==> flow/design.v <==
module sin_h(
    input signed [15:0] r_in,
    output signed [15:0] r_out
    );
     wire signed [15:0] a,b,c,d;
     assign a = r_in + (r_in >>> 2);
     assign b = (a >>> 4)+(r_in >>> 6);
     assign c = b+a; 
     assign d = (c >>> 5)+(r_in);
     assign r_out = d >>>1;     
endmodule
module cos_h(
    input signed [15:0] r,
    output signed [15:0] r_o
    );
    wire signed [15:0] a,b,c,d;
  assign a = r + (r >>> 2);
  assign b = r + (a >>> 2);
  assign c = b >>> 9;
  assign d = r + (r >>> 3);
  assign r_o = c+d;
endmodule
module sinh_23(
    input signed [15:0] rin,
    input S,
    output signed [15:0] rout
    );
     wire signed [15:0] a,b,c,d,e;
     assign a = (rin >>> 4)+ rin;
     assign b = rin + (rin >>> 9);
     assign c = b + (a >>> 7);
     assign d = c >>> 2;
     assign e = b >>> 3;
     assign rout = S? d:e;
endmodule
module cosh_23(
    input signed [15:0] ri,
    input sel,
    output signed [15:0] ro
    );
    wire signed [15:0] a,b,c,d;
    assign a = ri >>>7;
    assign b = (ri >>> 8)+ ri;
    assign c = b >>> 5;
    assign d = sel? c:b;
    assign ro = d + ri;
endmodule
module sinh_45(
    input signed [15:0] rin,
    input s,
    output signed [15:0] rout    
    );
    wire signed [15:0] a,b,c;
    assign a = rin >>> 4;
    assign b = rin >>> 5;
    assign c = s? a:b;
    assign rout = c;
endmodule
module cosh_45(
    input signed [15:0] rin,
    input s,
    output signed [15:0] rout    
    );
    wire signed [15:0] a,b,c;
    assign a = rin >>> 11;
    assign b = rin >>> 9;
    assign c = s? b:a;
    assign rout = rin + c;
endmodule
module stage_1(
    input signed [15:0] x_in,
    input signed [15:0] y_in,
    input signed [15:0] ang_in,
    input clk,
    input reset,
    output reg signed [15:0] x_out,
    output reg signed [15:0] y_out,
    output reg signed [15:0] ang_out
    );
    wire signed [15:0] p,q,u,v,abs_theta;
    assign abs_theta = ang_in[15] ? (~ang_in + 1'b1) : ang_in;
    reg signed [15:0] r,s,w,x,z,k; 
    sin_h S1(.r_in(y_in), .r_out(q));
    sin_h S2(.r_in(x_in), .r_out(u));
    cos_h C1(.r(x_in), .r_o(p));
    cos_h C2(.r(y_in), .r_o(v));
    always @(posedge clk, posedge reset)
    begin
    if(reset)
      begin
      x_out <= 16'b0000000000000000;
      y_out <= 16'b0000000000000000;
      ang_out <= 16'b0000000000000000;
      end
    else
    begin
      if (abs_theta <= 16'b0001000000000000)
         begin
         x_out <= x_in;
         y_out <= y_in;
         ang_out <= ang_in;
         end
      else 
         begin
         case(ang_in[15])
         1'b0: begin 
              x_out <= p+q; 
              y_out <= u+v; 
              ang_out <= ang_in - 16'b0010000000000000; 
              end
         1'b1: begin 
              x_out <= p-q; 
              y_out <= v-u; 
              ang_out <= ang_in + 16'b0010000000000000; 
              end
          endcase
         end
  end
end
endmodule
module stage_23(
    input signed [15:0] x_pr,
    input signed [15:0] y_pr,
    input signed [15:0] ang_pr,
    input clk,
    input reset,
    output reg signed [15:0] sx2_op,
    output reg signed [15:0] sy2_op,
    output reg signed [15:0] sa2_op
    );
  wire signed [15:0] abs_theta,o1,o2,o3,o4,w1,w2,w3,w4;
  assign abs_theta = ang_pr[15] ? (~ang_pr + 1'b1) : ang_pr;
  wire sel23;
  assign sel23 = (abs_theta > 16'b0000110000000000)?1'b1:1'b0;
  sinh_23 S1(.rin(x_pr),.S(sel23),.rout(o1));
  sinh_23 S2(.rin(y_pr),.S(sel23),.rout(o2));
  cosh_23 C1(.ri(x_pr),.sel(sel23),.ro(o3));
  cosh_23 C2(.ri(y_pr),.sel(sel23),.ro(o4)); 
always @(posedge clk, posedge reset)
begin
  if(reset)
      begin
      sx2_op <= 16'b0000000000000000;
      sy2_op<= 16'b0000000000000000;
      sa2_op <= 16'b0000000000000000;
      end
  else 
     begin
     if (abs_theta > 16'b0000110000000000 | abs_theta <= 16'b0000010000000000)
      begin
      sx2_op <= x_pr;
      sy2_op <= y_pr;
      sa2_op <= ang_pr;
      end
  else
      begin
         if(ang_pr[15])
          begin
          sx2_op <= o3 - o2;
          sy2_op <= o4 - o1;
          sa2_op <= sel23? (ang_pr + 16'b0001000000000000) : (ang_pr + 16'b0000100000000000);
          end
         else
          begin
          sx2_op <= o3 + o2;
          sy2_op <= o4 + o1;
          sa2_op <= sel23? (ang_pr - 16'b0001000000000000) : (ang_pr - 16'b0000100000000000);
          end
      end 
    end
end
endmodule  
module stage_45(
    input signed [15:0] sx2_op,
    input signed [15:0] sy2_op,
    input signed [15:0] sa2_op,
    input clk,
    input reset,
    output reg signed [15:0] x_nxt,
    output reg signed [15:0] y_nxt,
    output reg signed [15:0] ang_nxt
    );
    wire signed [15:0] o5,o6,o7,o8,w5,w6,w7,w8,abs_theta2;
    wire sel45;
    assign abs_theta2 = sa2_op[15] ? (~sa2_op + 1'b1) : sa2_op;
    assign sel45 = (abs_theta2 > 16'b0000001100000000)? 1'b1:1'b0;
sinh_45 S3(.rin(sx2_op),.s(sel45),.rout(o5));
sinh_45 S4(.rin(sy2_op),.s(sel45),.rout(o6));
cosh_45 C3(.rin(sx2_op),.s(sel45),.rout(o7));
cosh_45 C4(.rin(sy2_op),.s(sel45),.rout(o8));
always @(posedge clk, posedge reset)
begin
   if(reset)
      begin
      x_nxt <= 16'b0000000000000000;
      y_nxt <= 16'b0000000000000000;
      ang_nxt <= 16'b0000000000000000;
      end
   else
      begin
         if(abs_theta2 <= 16'b0000000100000000)
             begin
             x_nxt <= sx2_op;
             y_nxt <= sy2_op;
             ang_nxt <= sa2_op;
             end 
         else
             begin
             if(sa2_op[15])
                begin
                x_nxt <= o7 - o5;
                y_nxt <= o8 - o6;
                ang_nxt <= sel45? (sa2_op + 16'b0000010000000000) : (sa2_op + 16'b0000001000000000);
                end
             else
                begin
                x_nxt <= o7 + o5;
                y_nxt <= o8 + o6;
                ang_nxt <= sel45? (sa2_op - 16'b0000010000000000) : (sa2_op - 16'b0000001000000000);
                end
             end
      end
end
endmodule
module last_stage(
    input signed [15:0] x3,
    input signed [15:0] y3,
    input signed [15:0] ang3,
    input clk,
    input reset,
    output reg signed [15:0] xf,
    output reg signed [15:0] yf
    );
    wire signed [15:0] abs_theta,w1,w2,w3,w4,w5,w6;
    assign abs_theta = ang3[15] ? (~ang3 + 1'b1) : ang3;
    wire [3:0] k;
    assign k = abs_theta[15:12] + abs_theta[11];
    assign w1 = y3 >>> 9;
    assign w2 = x3 >>> 9;
    assign w3 = k*w1;
    assign w4 = k*w2;
    always @(posedge clk, posedge reset)
    begin
       if (reset)
         begin
         xf <= 16'b0000000000000000;
         yf <= 16'b0000000000000000;
         end
       else 
          begin
               if (ang3[15])
                 begin
                 xf <= x3 + w3;
                 yf <= y3 + w4;
                 end
               else 
                 begin
                 xf <= x3 - w3;
                 yf <= y3 - w4;
                 end
          end
    end
endmodule
`timescale 1ns / 100ps
module cordic_2taylor (
input clk,
input reset,
input signed [15:0] ang,
input signed [15:0] xin,
input signed [15:0] yin,
output signed [15:0] Xout,
output signed [15:0] Yout);
wire signed [15:0] x1, y1, theta1;           
wire signed [15:0] x2, y2, theta2;           
wire signed [15:0] x3, y3, theta3;           
    stage_1 S1(xin,yin,ang,clk,reset,x1,y1,theta1);
    stage_23 S2(x1,y1,theta1,clk,reset,x2,y2,theta2);
    stage_45 S3(x2,y2,theta2,clk,reset,x3,y3,theta3);
    last_stage S4(x3,y3,theta3,clk,reset,Xout,Yout);
endmodule
; Step by step through the tools: cordic_2taylor
; Tool output for the design above before and after an edit, in the order of the flow.
; Lines under "orig" count in the file above, lines under "edited" in the edited file.
; "change": "edited" minus "orig" as printed here. "rel_change_pct": 100 x difference / "orig".
; Operators carry their Yosys type and port widths (W data, S select, Z words).
; Library cell names are shortened.
; A cell with -- has no value.
[inputs]
top_module = cordic_2taylor
clock = clk
lib = sky130hd
pvt_corner = tt_025C_1v80

; Edit of the RTL
; Unified diff, file above to edited file.
; The edit is scripted: it alters the design's behaviour and was not made to optimise anything.
; begin of diff
@@ -229,5 +229,5 @@
     input clk,
     input reset,
-    output reg signed [15:0] xf,
+    output reg signed [11:0] xf,
     output reg signed [15:0] yf
     );
; end of diff

; Elaborated design
; Yosys after proc, flatten, opt, wreduce and memory -nomap, before mapping. Enables and synchronous resets that opt folds into registers are not counted as muxes. Memory bits, and registers merged into a memory's read port (data or address), are not among the register bits. Print and check cells are not counted. Equal cells are merged and count once.
[word_totals]
columns = element, orig, edited, change, rel_change_pct
row1 = out_inout_bits, 32, 32, 0, 0.00
row2 = wordCells, 119, 119, 0, 0.00
row3 = input_bits, 50, 50, 0, 0.00
row4 = ff_bits, 176, 172, -4, -2.27
[classes]
columns = element, orig, edited, change, rel_change_pct
row1 = bitwise, 6, 6, 0, 0.00
row2 = n_addsub, 57, 57, 0, 0.00
row3 = compare, 5, 5, 0, 0.00
row4 = mux, 38, 38, 0, 0.00
row5 = multipliers, 2, 2, 0, 0.00
[ops]
columns = operator, orig, edited, change, rel_change_pct
row1 = $mux W16, 27, 26, -1, -3.70
row2 = $add A16 B16 Y16, 6, 5, -1, -16.67
row3 = $sub A16 B16 Y16, 4, 3, -1, -25.00
row4 = $mul A4 B16 Y16, 2, 1, -1, -50.00
row5 = $add A12 B12 Y12, 0, 1, 1, --
row6 = $mul A4 B16 Y12, 0, 1, 1, --
row7 = $mux W12, 0, 1, 1, --
row8 = $sub A12 B12 Y12, 0, 1, 1, --
row9 = $add A16 B1 Y16 const B, 4, 4, 0, 0.00
row10 = $add A16 B14 Y16, 4, 4, 0, 0.00
row11 = $add A16 B7 Y16, 4, 4, 0, 0.00
row12 = $not A16 Y16, 4, 4, 0, 0.00
row13 = $pmux W16 S2, 3, 3, 0, 0.00
row14 = $add A11 B16 Y16, 2, 2, 0, 0.00
row15 = $add A12 B10 Y13, 2, 2, 0, 0.00
row16 = $add A12 B16 Y16, 2, 2, 0, 0.00
row17 = $add A13 B16 Y16, 2, 2, 0, 0.00
row18 = $add A16 B12 Y16, 2, 2, 0, 0.00
row19 = $add A16 B13 Y16, 2, 2, 0, 0.00
row20 = $add A16 B9 Y16, 2, 2, 0, 0.00
row21 = $add A7 B16 Y16, 2, 2, 0, 0.00
row22 = $add A8 B16 Y16, 2, 2, 0, 0.00
row23 = $mux W1, 2, 2, 0, 0.00
row24 = $mux W11, 2, 2, 0, 0.00
row25 = $mux W15, 2, 2, 0, 0.00
row26 = $mux W6, 2, 2, 0, 0.00
row27 = $sub A16 B12 Y16, 2, 2, 0, 0.00
row28 = $sub A16 B15 Y16, 2, 2, 0, 0.00
; Not every row of either side is listed.

; Depth
; Longest topological path by Yosys (ltp), each cell counted once; first at word level (registers and memories cut), then after technology mapping (sequential cells cut; the memories' decode and read muxes count).
[depth]
columns = element, orig, edited, change, rel_change_pct
row1 = ltp_word, 10, 10, 0, 0.00
row2 = ABC_AREA, 0, 0, --, --
row3 = mapped_depth, 43, 45, 2, 4.65
row4 = ltp_nobuf, 43, 45, 2, 4.65

; Synthesis result
; Yosys stat after the flow's synthesis: flattened, memories mapped to cells. It holds for the ABC_AREA given above (unset counts as 0); a run with the other value may have another netlist.
[synth_totals]
columns = element, orig, edited, change, rel_change_pct
row1 = stdcells, 4147, 4030, -117, -2.82
row2 = seq_area_mm2, 0.0044042, 0.0043041, -0.0001001, -2.27
row3 = buffers, 107, 98, -9, -8.41
row4 = mapped_area_mm2, 0.0323047, 0.0314502, -0.0008545, -2.65
row5 = ff_cells, 176, 172, -4, -2.27
[types]
columns = type, orig, edited, change, rel_change_pct
row1 = inv_1, 377, 425, 48, 12.73
row2 = o21ai_0, 294, 261, -33, -11.22
row3 = or3_1, 65, 40, -25, -38.46
row4 = nor2_1, 315, 294, -21, -6.67
row5 = o211ai_1, 38, 23, -15, -39.47
row6 = nand3_1, 69, 83, 14, 20.29
row7 = nand2b_1, 60, 46, -14, -23.33
row8 = a21o_1, 99, 87, -12, -12.12
row9 = buf_2, 16, 4, -12, -75.00
row10 = a31oi_1, 42, 53, 11, 26.19
row11 = a2111oi_0, 19, 8, -11, -57.89
row12 = o21bai_1, 43, 53, 10, 23.26
row13 = nand3b_1, 20, 12, -8, -40.00
row14 = or2_2, 16, 8, -8, -50.00
row15 = nor2b_1, 49, 42, -7, -14.29
row16 = or3b_2, 12, 5, -7, -58.33
row17 = a311oi_1, 11, 4, -7, -63.64
row18 = a31o_2, 2, 9, 7, 350.00
; Not every row of either side is listed.
; The figures by module come from a second, unflattened synthesis with its own total; it is not the netlist above.
[hier_totals]
columns = element, orig, edited, change, rel_change_pct
row1 = cells_unflattened, 4155, 4110, -45, -1.08
row2 = area_unflattened_mm2, 0.0345469, 0.0341503, -0.0003966, -1.15
; Each row is one instance without its submodules.
[by_module_orig]
columns = mod, n_cells, area_mm2, mod_seq_area_mm2, n_inst
row1 = last_stage, 572, 0.004976, 0.0008008, 1
row2 = stage_45, 501, 0.0041915, 0.0012012, 1
row3 = stage_23, 468, 0.0041677, 0.0012012, 1
row4 = stage_1, 448, 0.0041327, 0.0012012, 1
row5 = sin_h, 251, 0.0020294, 0, 2
row6 = cos_h, 238, 0.0019719, 0, 2
row7 = sinh_23, 239, 0.001838, 0, 2
row8 = cosh_23, 204, 0.0015377, 0, 2
row9 = cosh_45, 134, 0.0009522, 0, 2
row10 = sinh_45, 17, 0.0002102, 0, 2
row11 = cordic_2taylor, 0, 0, 0, 1
[by_module_edited]
columns = mod, n_cells, area_mm2, mod_seq_area_mm2, n_inst
row1 = last_stage, 502, 0.0044355, 0.0007007, 1
row2 = stage_45, 501, 0.0041915, 0.0012012, 1
row3 = stage_23, 463, 0.004174, 0.0012012, 1
row4 = stage_1, 448, 0.0041327, 0.0012012, 1
row5 = sin_h, 251, 0.0020294, 0, 2
row6 = cos_h, 251, 0.0020257, 0, 2
row7 = sinh_23, 239, 0.001838, 0, 2
row8 = cosh_23, 204, 0.0015377, 0, 2
row9 = cosh_45, 134, 0.0009522, 0, 2
row10 = sinh_45, 17, 0.0002102, 0, 2
row11 = cordic_2taylor, 4, 0.00003, 0, 1

; Worst setup path after synthesis
; Path of least setup slack by OpenSTA after synthesis, without wires, with an ideal clock, recovery checks aside; 20% of the period is set as input and as output delay. Where synthesis merged equal registers, the netlist keeps one of their names.
[synth_timing]
columns = element, orig, edited, change, rel_change_pct
row1 = path_type, input to register, input to register, --, --
row2 = startpoint, input xin[0], input xin[0], --, --
row3 = endpoint, register S1.x_out[15], register S1.y_out[15], --, --
row4 = t_arrival_ns, 10.018, 10.213, 0.195, 1.95
row5 = input_delay_ns, 2.000, 2.000, 0.000, 0.00
row6 = driving_pins, 38, 42, 4, 10.53
row7 = t_first_pin_ns, 2.000, 2.000, 0.000, 0.00
row8 = delay_ns, 8.143, 8.345, 0.202, 2.48
row9 = t_required_ns, 9.875, 9.868, -0.007, -0.07
row10 = setup_ns, 0.125, 0.132, 0.007, --
row11 = setup_slack_ns, -0.143, -0.345, -0.202, --
row12 = path_buffers, 0, 0, 0, --
row13 = period_ns, 10.0, 10.0, 0.0, 0.00
row14 = period_less_setup_slack_ns, 10.143, 10.345, 0.202, 1.99
; "delay_ns" is the arrival time less input delay plus setup time.
; "driving_pins" counts driving pins, that of a launching flip-flop among them; a cell with two outputs on the path counts twice.
; "period_less_setup_slack_ns" is the clock period less the worst setup slack; recovery checks do not enter. This is arithmetic on one report: input and output delays are still those of the set period (20% each).
; Between the ends stands the longest chain of elaborated cells between them, by number of cells; it is not shown to be the way that was timed. Of several equally long chains one is given.
; Each line given opens the expression or statement behind the cell; cells for indexed reads and writes are added by Yosys, which also makes memories of some case tables.
; At most two assigning lines are given for a register; there are more.
[synth_between_orig]
cell_sequence = ha_1 -> inv_1 -> fa_1 -> nor2b_1 -> o21ai_0 -> a21boi_0 -> o21ai_0 -> a21oi_1 -> o21ai_0 -> a21oi_1 -> nand2b_1 -> inv_1 -> ha_1 -> o211a_1 -> a2111oi_0 -> a2111oi_0 -> a211o_1 -> o211a_1 -> [... 2 more ...] -> xor2_1 -> fa_1 -> inv_1 -> ha_1 -> inv_1 -> o21bai_1 -> a21oi_1 -> o21bai_1 -> a21oi_1 -> o21ai_0 -> or4b_2 -> nand3_1 -> ha_1 -> a21oi_1 -> o21ai_0 -> xnor3_1 -> xnor2_1 -> mux2_2
elab_chain_cells = 6
cells_between = 8
classes_between = add/sub: 6; mux: 2
[synth_lines_orig]
columns = element, line_no
row1 = "start, declared", 269  ; input signed [15:0] xin,
row2 = $add A16 B14 Y16, 17  ; assign a = r + (r >>> 2);
row3 = $add A16 B14 Y16, 18  ; assign b = r + (a >>> 2);
row4 = $add A7 B16 Y16, 21  ; assign r_o = c+d;
row5 = $sub A16 B15 Y16, 112  ; x_out <= p-q;
row6 = $pmux W16 S2, 105  ; case(ang_in[15])
row7 = $mux W16, 97  ; if (abs_theta <= 16'b0001000000000000)
row8 = "end, assigned", 99  ; x_out <= x_in;
row9 = "end, assigned", 107  ; x_out <= p+q;
row10 = "end, declared", 76  ; output reg signed [15:0] x_out,
[synth_between_edited]
cell_sequence = ha_1 -> inv_1 -> fa_1 -> nor2b_1 -> o21ai_0 -> a21boi_0 -> o21ai_0 -> a21oi_1 -> o21ai_0 -> a21oi_1 -> o21ai_0 -> a21oi_1 -> o21ai_0 -> nand2_1 -> xnor2_1 -> fa_1 -> inv_1 -> ha_1 -> [... 6 more ...] -> nor2_1 -> ha_1 -> or3_1 -> a211o_1 -> a31o_2 -> a2111oi_0 -> o21ai_0 -> a2111oi_2 -> and2_1 -> nor2_1 -> xor2_1 -> ha_1 -> a21o_1 -> o21bai_1 -> a31oi_1 -> xnor3_1 -> xnor2_1 -> o21ai_1
elab_chain_cells = 7
cells_between = 8
classes_between = add/sub: 6; mux: 2
[synth_lines_edited]
columns = element, line_no
row1 = "start, declared", 269  ; input signed [15:0] xin,
row2 = $add A16 B14 Y16, 6  ; assign a = r_in + (r_in >>> 2);
row3 = $add A12 B10 Y13, 7  ; assign b = (a >>> 4)+(r_in >>> 6);
row4 = $add A13 B16 Y16, 8  ; assign c = b+a;
row5 = $add A11 B16 Y16, 9  ; assign d = (c >>> 5)+(r_in);
row6 = $sub A16 B15 Y16, 113  ; y_out <= v-u;
row7 = $pmux W16 S2, 105  ; case(ang_in[15])
row8 = $mux W16, 97  ; if (abs_theta <= 16'b0001000000000000)
row9 = "end, assigned", 100  ; y_out <= y_in;
row10 = "end, assigned", 108  ; y_out <= u+v;
row11 = "end, declared", 77  ; output reg signed [15:0] y_out,

; Path in the finished layout
; From the final timing report of each run of pair A: the path of least setup slack in the routed layout; clock arrival at registers is part of the times.
[layout_timing]
columns = element, orig, edited, change, rel_change_pct
row1 = path_type, input to register, input to register, --, --
row2 = startpoint, input xin[5], input xin[0], --, --
row3 = endpoint, register S1.y_out[15], register S1.y_out[15], --, --
row4 = driving_pins, 36, 44, 8, 22.22
row5 = path_buffers, 3, 3, 0, 0.00
row6 = input_delay_ns, 1.96, 1.96, 0.00, 0.00
row7 = period_ns, 9.78, 9.78, 0.00, 0.00
row8 = setup_ns, 0.11, 0.14, 0.03, --
row9 = t_first_pin_ns, 1.96, 1.96, 0.00, 0.00
row10 = t_arrival_ns, 9.80, 9.70, -0.10, -1.02
row11 = t_required_ns, 10.17, 10.12, -0.05, -0.49
row12 = setup_slack_ns, 0.36, 0.42, 0.06, --
; Between the ends stands the longest chain of elaborated cells between them, by number of cells; it is not shown to be the way that was timed. Of several equally long chains one is given.
; At most two assigning lines are given for a register; there are more.
[layout_between_orig]
cell_sequence = clkdlybuf4s50_1 -> ha_1 -> buf_4 -> inv_1 -> o311a_4 -> o31ai_2 -> buf_4 -> o21ba_2 -> nor2_4 -> o21a_1 -> xor2_2 -> fa_1 -> inv_1 -> ha_1 -> or4_4 -> o22ai_4 -> o21ba_4 -> o2111ai_2 -> xor2_1 -> xnor2_1 -> ha_1 -> nand2_2 -> nor2_4 -> a211oi_2 -> o31a_1 -> xnor2_2 -> nor4_1 -> a31oi_1 -> xnor2_1 -> ha_1 -> nand2_1 -> o41a_1 -> o21ai_2 -> xor3_1 -> xnor3_1 -> mux2_2
elab_chain_cells = 7
cells_between = 8
classes_between = add/sub: 6; mux: 2
[layout_lines_orig]
columns = element, line_no
row1 = "start, declared", 269  ; input signed [15:0] xin,
row2 = $add A16 B14 Y16, 6  ; assign a = r_in + (r_in >>> 2);
row3 = $add A12 B10 Y13, 7  ; assign b = (a >>> 4)+(r_in >>> 6);
row4 = $add A13 B16 Y16, 8  ; assign c = b+a;
row5 = $add A11 B16 Y16, 9  ; assign d = (c >>> 5)+(r_in);
row6 = $sub A16 B15 Y16, 113  ; y_out <= v-u;
row7 = $pmux W16 S2, 105  ; case(ang_in[15])
row8 = $mux W16, 97  ; if (abs_theta <= 16'b0001000000000000)
row9 = "end, assigned", 100  ; y_out <= y_in;
row10 = "end, assigned", 108  ; y_out <= u+v;
row11 = "end, declared", 77  ; output reg signed [15:0] y_out,
[layout_between_edited]
cell_sequence = buf_2 -> ha_4 -> inv_1 -> fa_2 -> nor2b_2 -> o21ai_2 -> a21boi_2 -> o21ai_2 -> a21oi_2 -> o21ai_2 -> a21oi_2 -> o21ai_2 -> a21oi_2 -> o21ai_2 -> nand2_2 -> xnor2_2 -> fa_1 -> inv_2 -> [... 8 more ...] -> xor2_1 -> xnor2_1 -> buf_4 -> ha_1 -> or3_1 -> o21ai_0 -> or3_1 -> a2111oi_4 -> and2_4 -> nor2_1 -> xor2_1 -> ha_1 -> a21o_1 -> o21bai_2 -> a31oi_1 -> xnor3_1 -> xnor2_1 -> o21ai_1
elab_chain_cells = 7
cells_between = 8
classes_between = add/sub: 6; mux: 2
[layout_lines_edited]
columns = element, line_no
row1 = "start, declared", 269  ; input signed [15:0] xin,
row2 = $add A16 B14 Y16, 6  ; assign a = r_in + (r_in >>> 2);
row3 = $add A12 B10 Y13, 7  ; assign b = (a >>> 4)+(r_in >>> 6);
row4 = $add A13 B16 Y16, 8  ; assign c = b+a;
row5 = $add A11 B16 Y16, 9  ; assign d = (c >>> 5)+(r_in);
row6 = $sub A16 B15 Y16, 113  ; y_out <= v-u;
row7 = $pmux W16 S2, 105  ; case(ang_in[15])
row8 = $mux W16, 97  ; if (abs_theta <= 16'b0001000000000000)
row9 = "end, assigned", 100  ; y_out <= y_in;
row10 = "end, assigned", 108  ; y_out <= u+v;
row11 = "end, declared", 77  ; output reg signed [15:0] y_out,

; Measured runs
; Runs of the flow (Yosys, OpenROAD) on both versions; the two runs of a pair have the same settings. The constraints put input and output delay at 20% of the set period each and load the outputs with 0.01 pF.
[settings_pair_A]
period_ns = 9.78
CAP_MARGIN = 20
CORE_MARGIN = 2
CORE_UTILIZATION = 40
SLEW_MARGIN = 20
[results_pair_A]
columns = element, orig, edited, change, rel_change_pct
row1 = achievedPeriod_ns, 9.416, 9.357, -0.059, -0.63
row2 = final_util_frac, 0.483, 0.482, -0.001, --
row3 = cell_area_final_mm2, 0.038806, 0.0373771, -0.0014289, -3.68
row4 = setupTns_ns, 0.000, 0.000, 0.000, --
row5 = worstSetupSlack_ns, 0.364, 0.423, 0.059, --
row6 = die_area_mm2, 0.0830506, 0.0808834, -0.0021672, -2.61
row7 = fin_hold_ws_ns, 0.423, 0.430, 0.007, --
row8 = post_synth_area_mm2, 0.0323047, 0.0314502, -0.0008545, -2.65
[settings_pair_B]
CAP_MARGIN = 25
CORE_UTILIZATION = 42
CTS_CLUSTER_DIAMETER = 337
CTS_CLUSTER_SIZE = 61
GPL_ROUTABILITY_DRIVEN = 1
GPL_TIMING_DRIVEN = 0
MAX_ROUTING_LAYER = met4
MIN_ROUTING_LAYER = met1
SETUP_SLACK_MARGIN = 0.72
period_ns = 6.54
CORE_MARGIN = 2
SLEW_MARGIN = 20
[results_pair_B]
columns = element, orig, edited, change, rel_change_pct
row1 = achievedPeriod_ns, 8.573, 8.807, 0.234, 2.73
row2 = final_util_frac, 0.567, 0.563, -0.004, --
row3 = cell_area_final_mm2, 0.0431088, 0.0418614, -0.0012474, -2.89
row4 = setupTns_ns, -32.673, -28.350, 4.323, --
row5 = worstSetupSlack_ns, -2.033, -2.267, -0.234, --
row6 = die_area_mm2, 0.0791494, 0.0770867, -0.0020627, -2.61
row7 = fin_hold_ws_ns, 0.430, 0.452, 0.022, --
row8 = post_synth_area_mm2, 0.0323047, 0.0314502, -0.0008545, -2.65
; "achievedPeriod_ns": clock period set for the run, less the worst setup slack. It is reckoned from that one timing run; input and output delays stay at 20% of the period that was set.
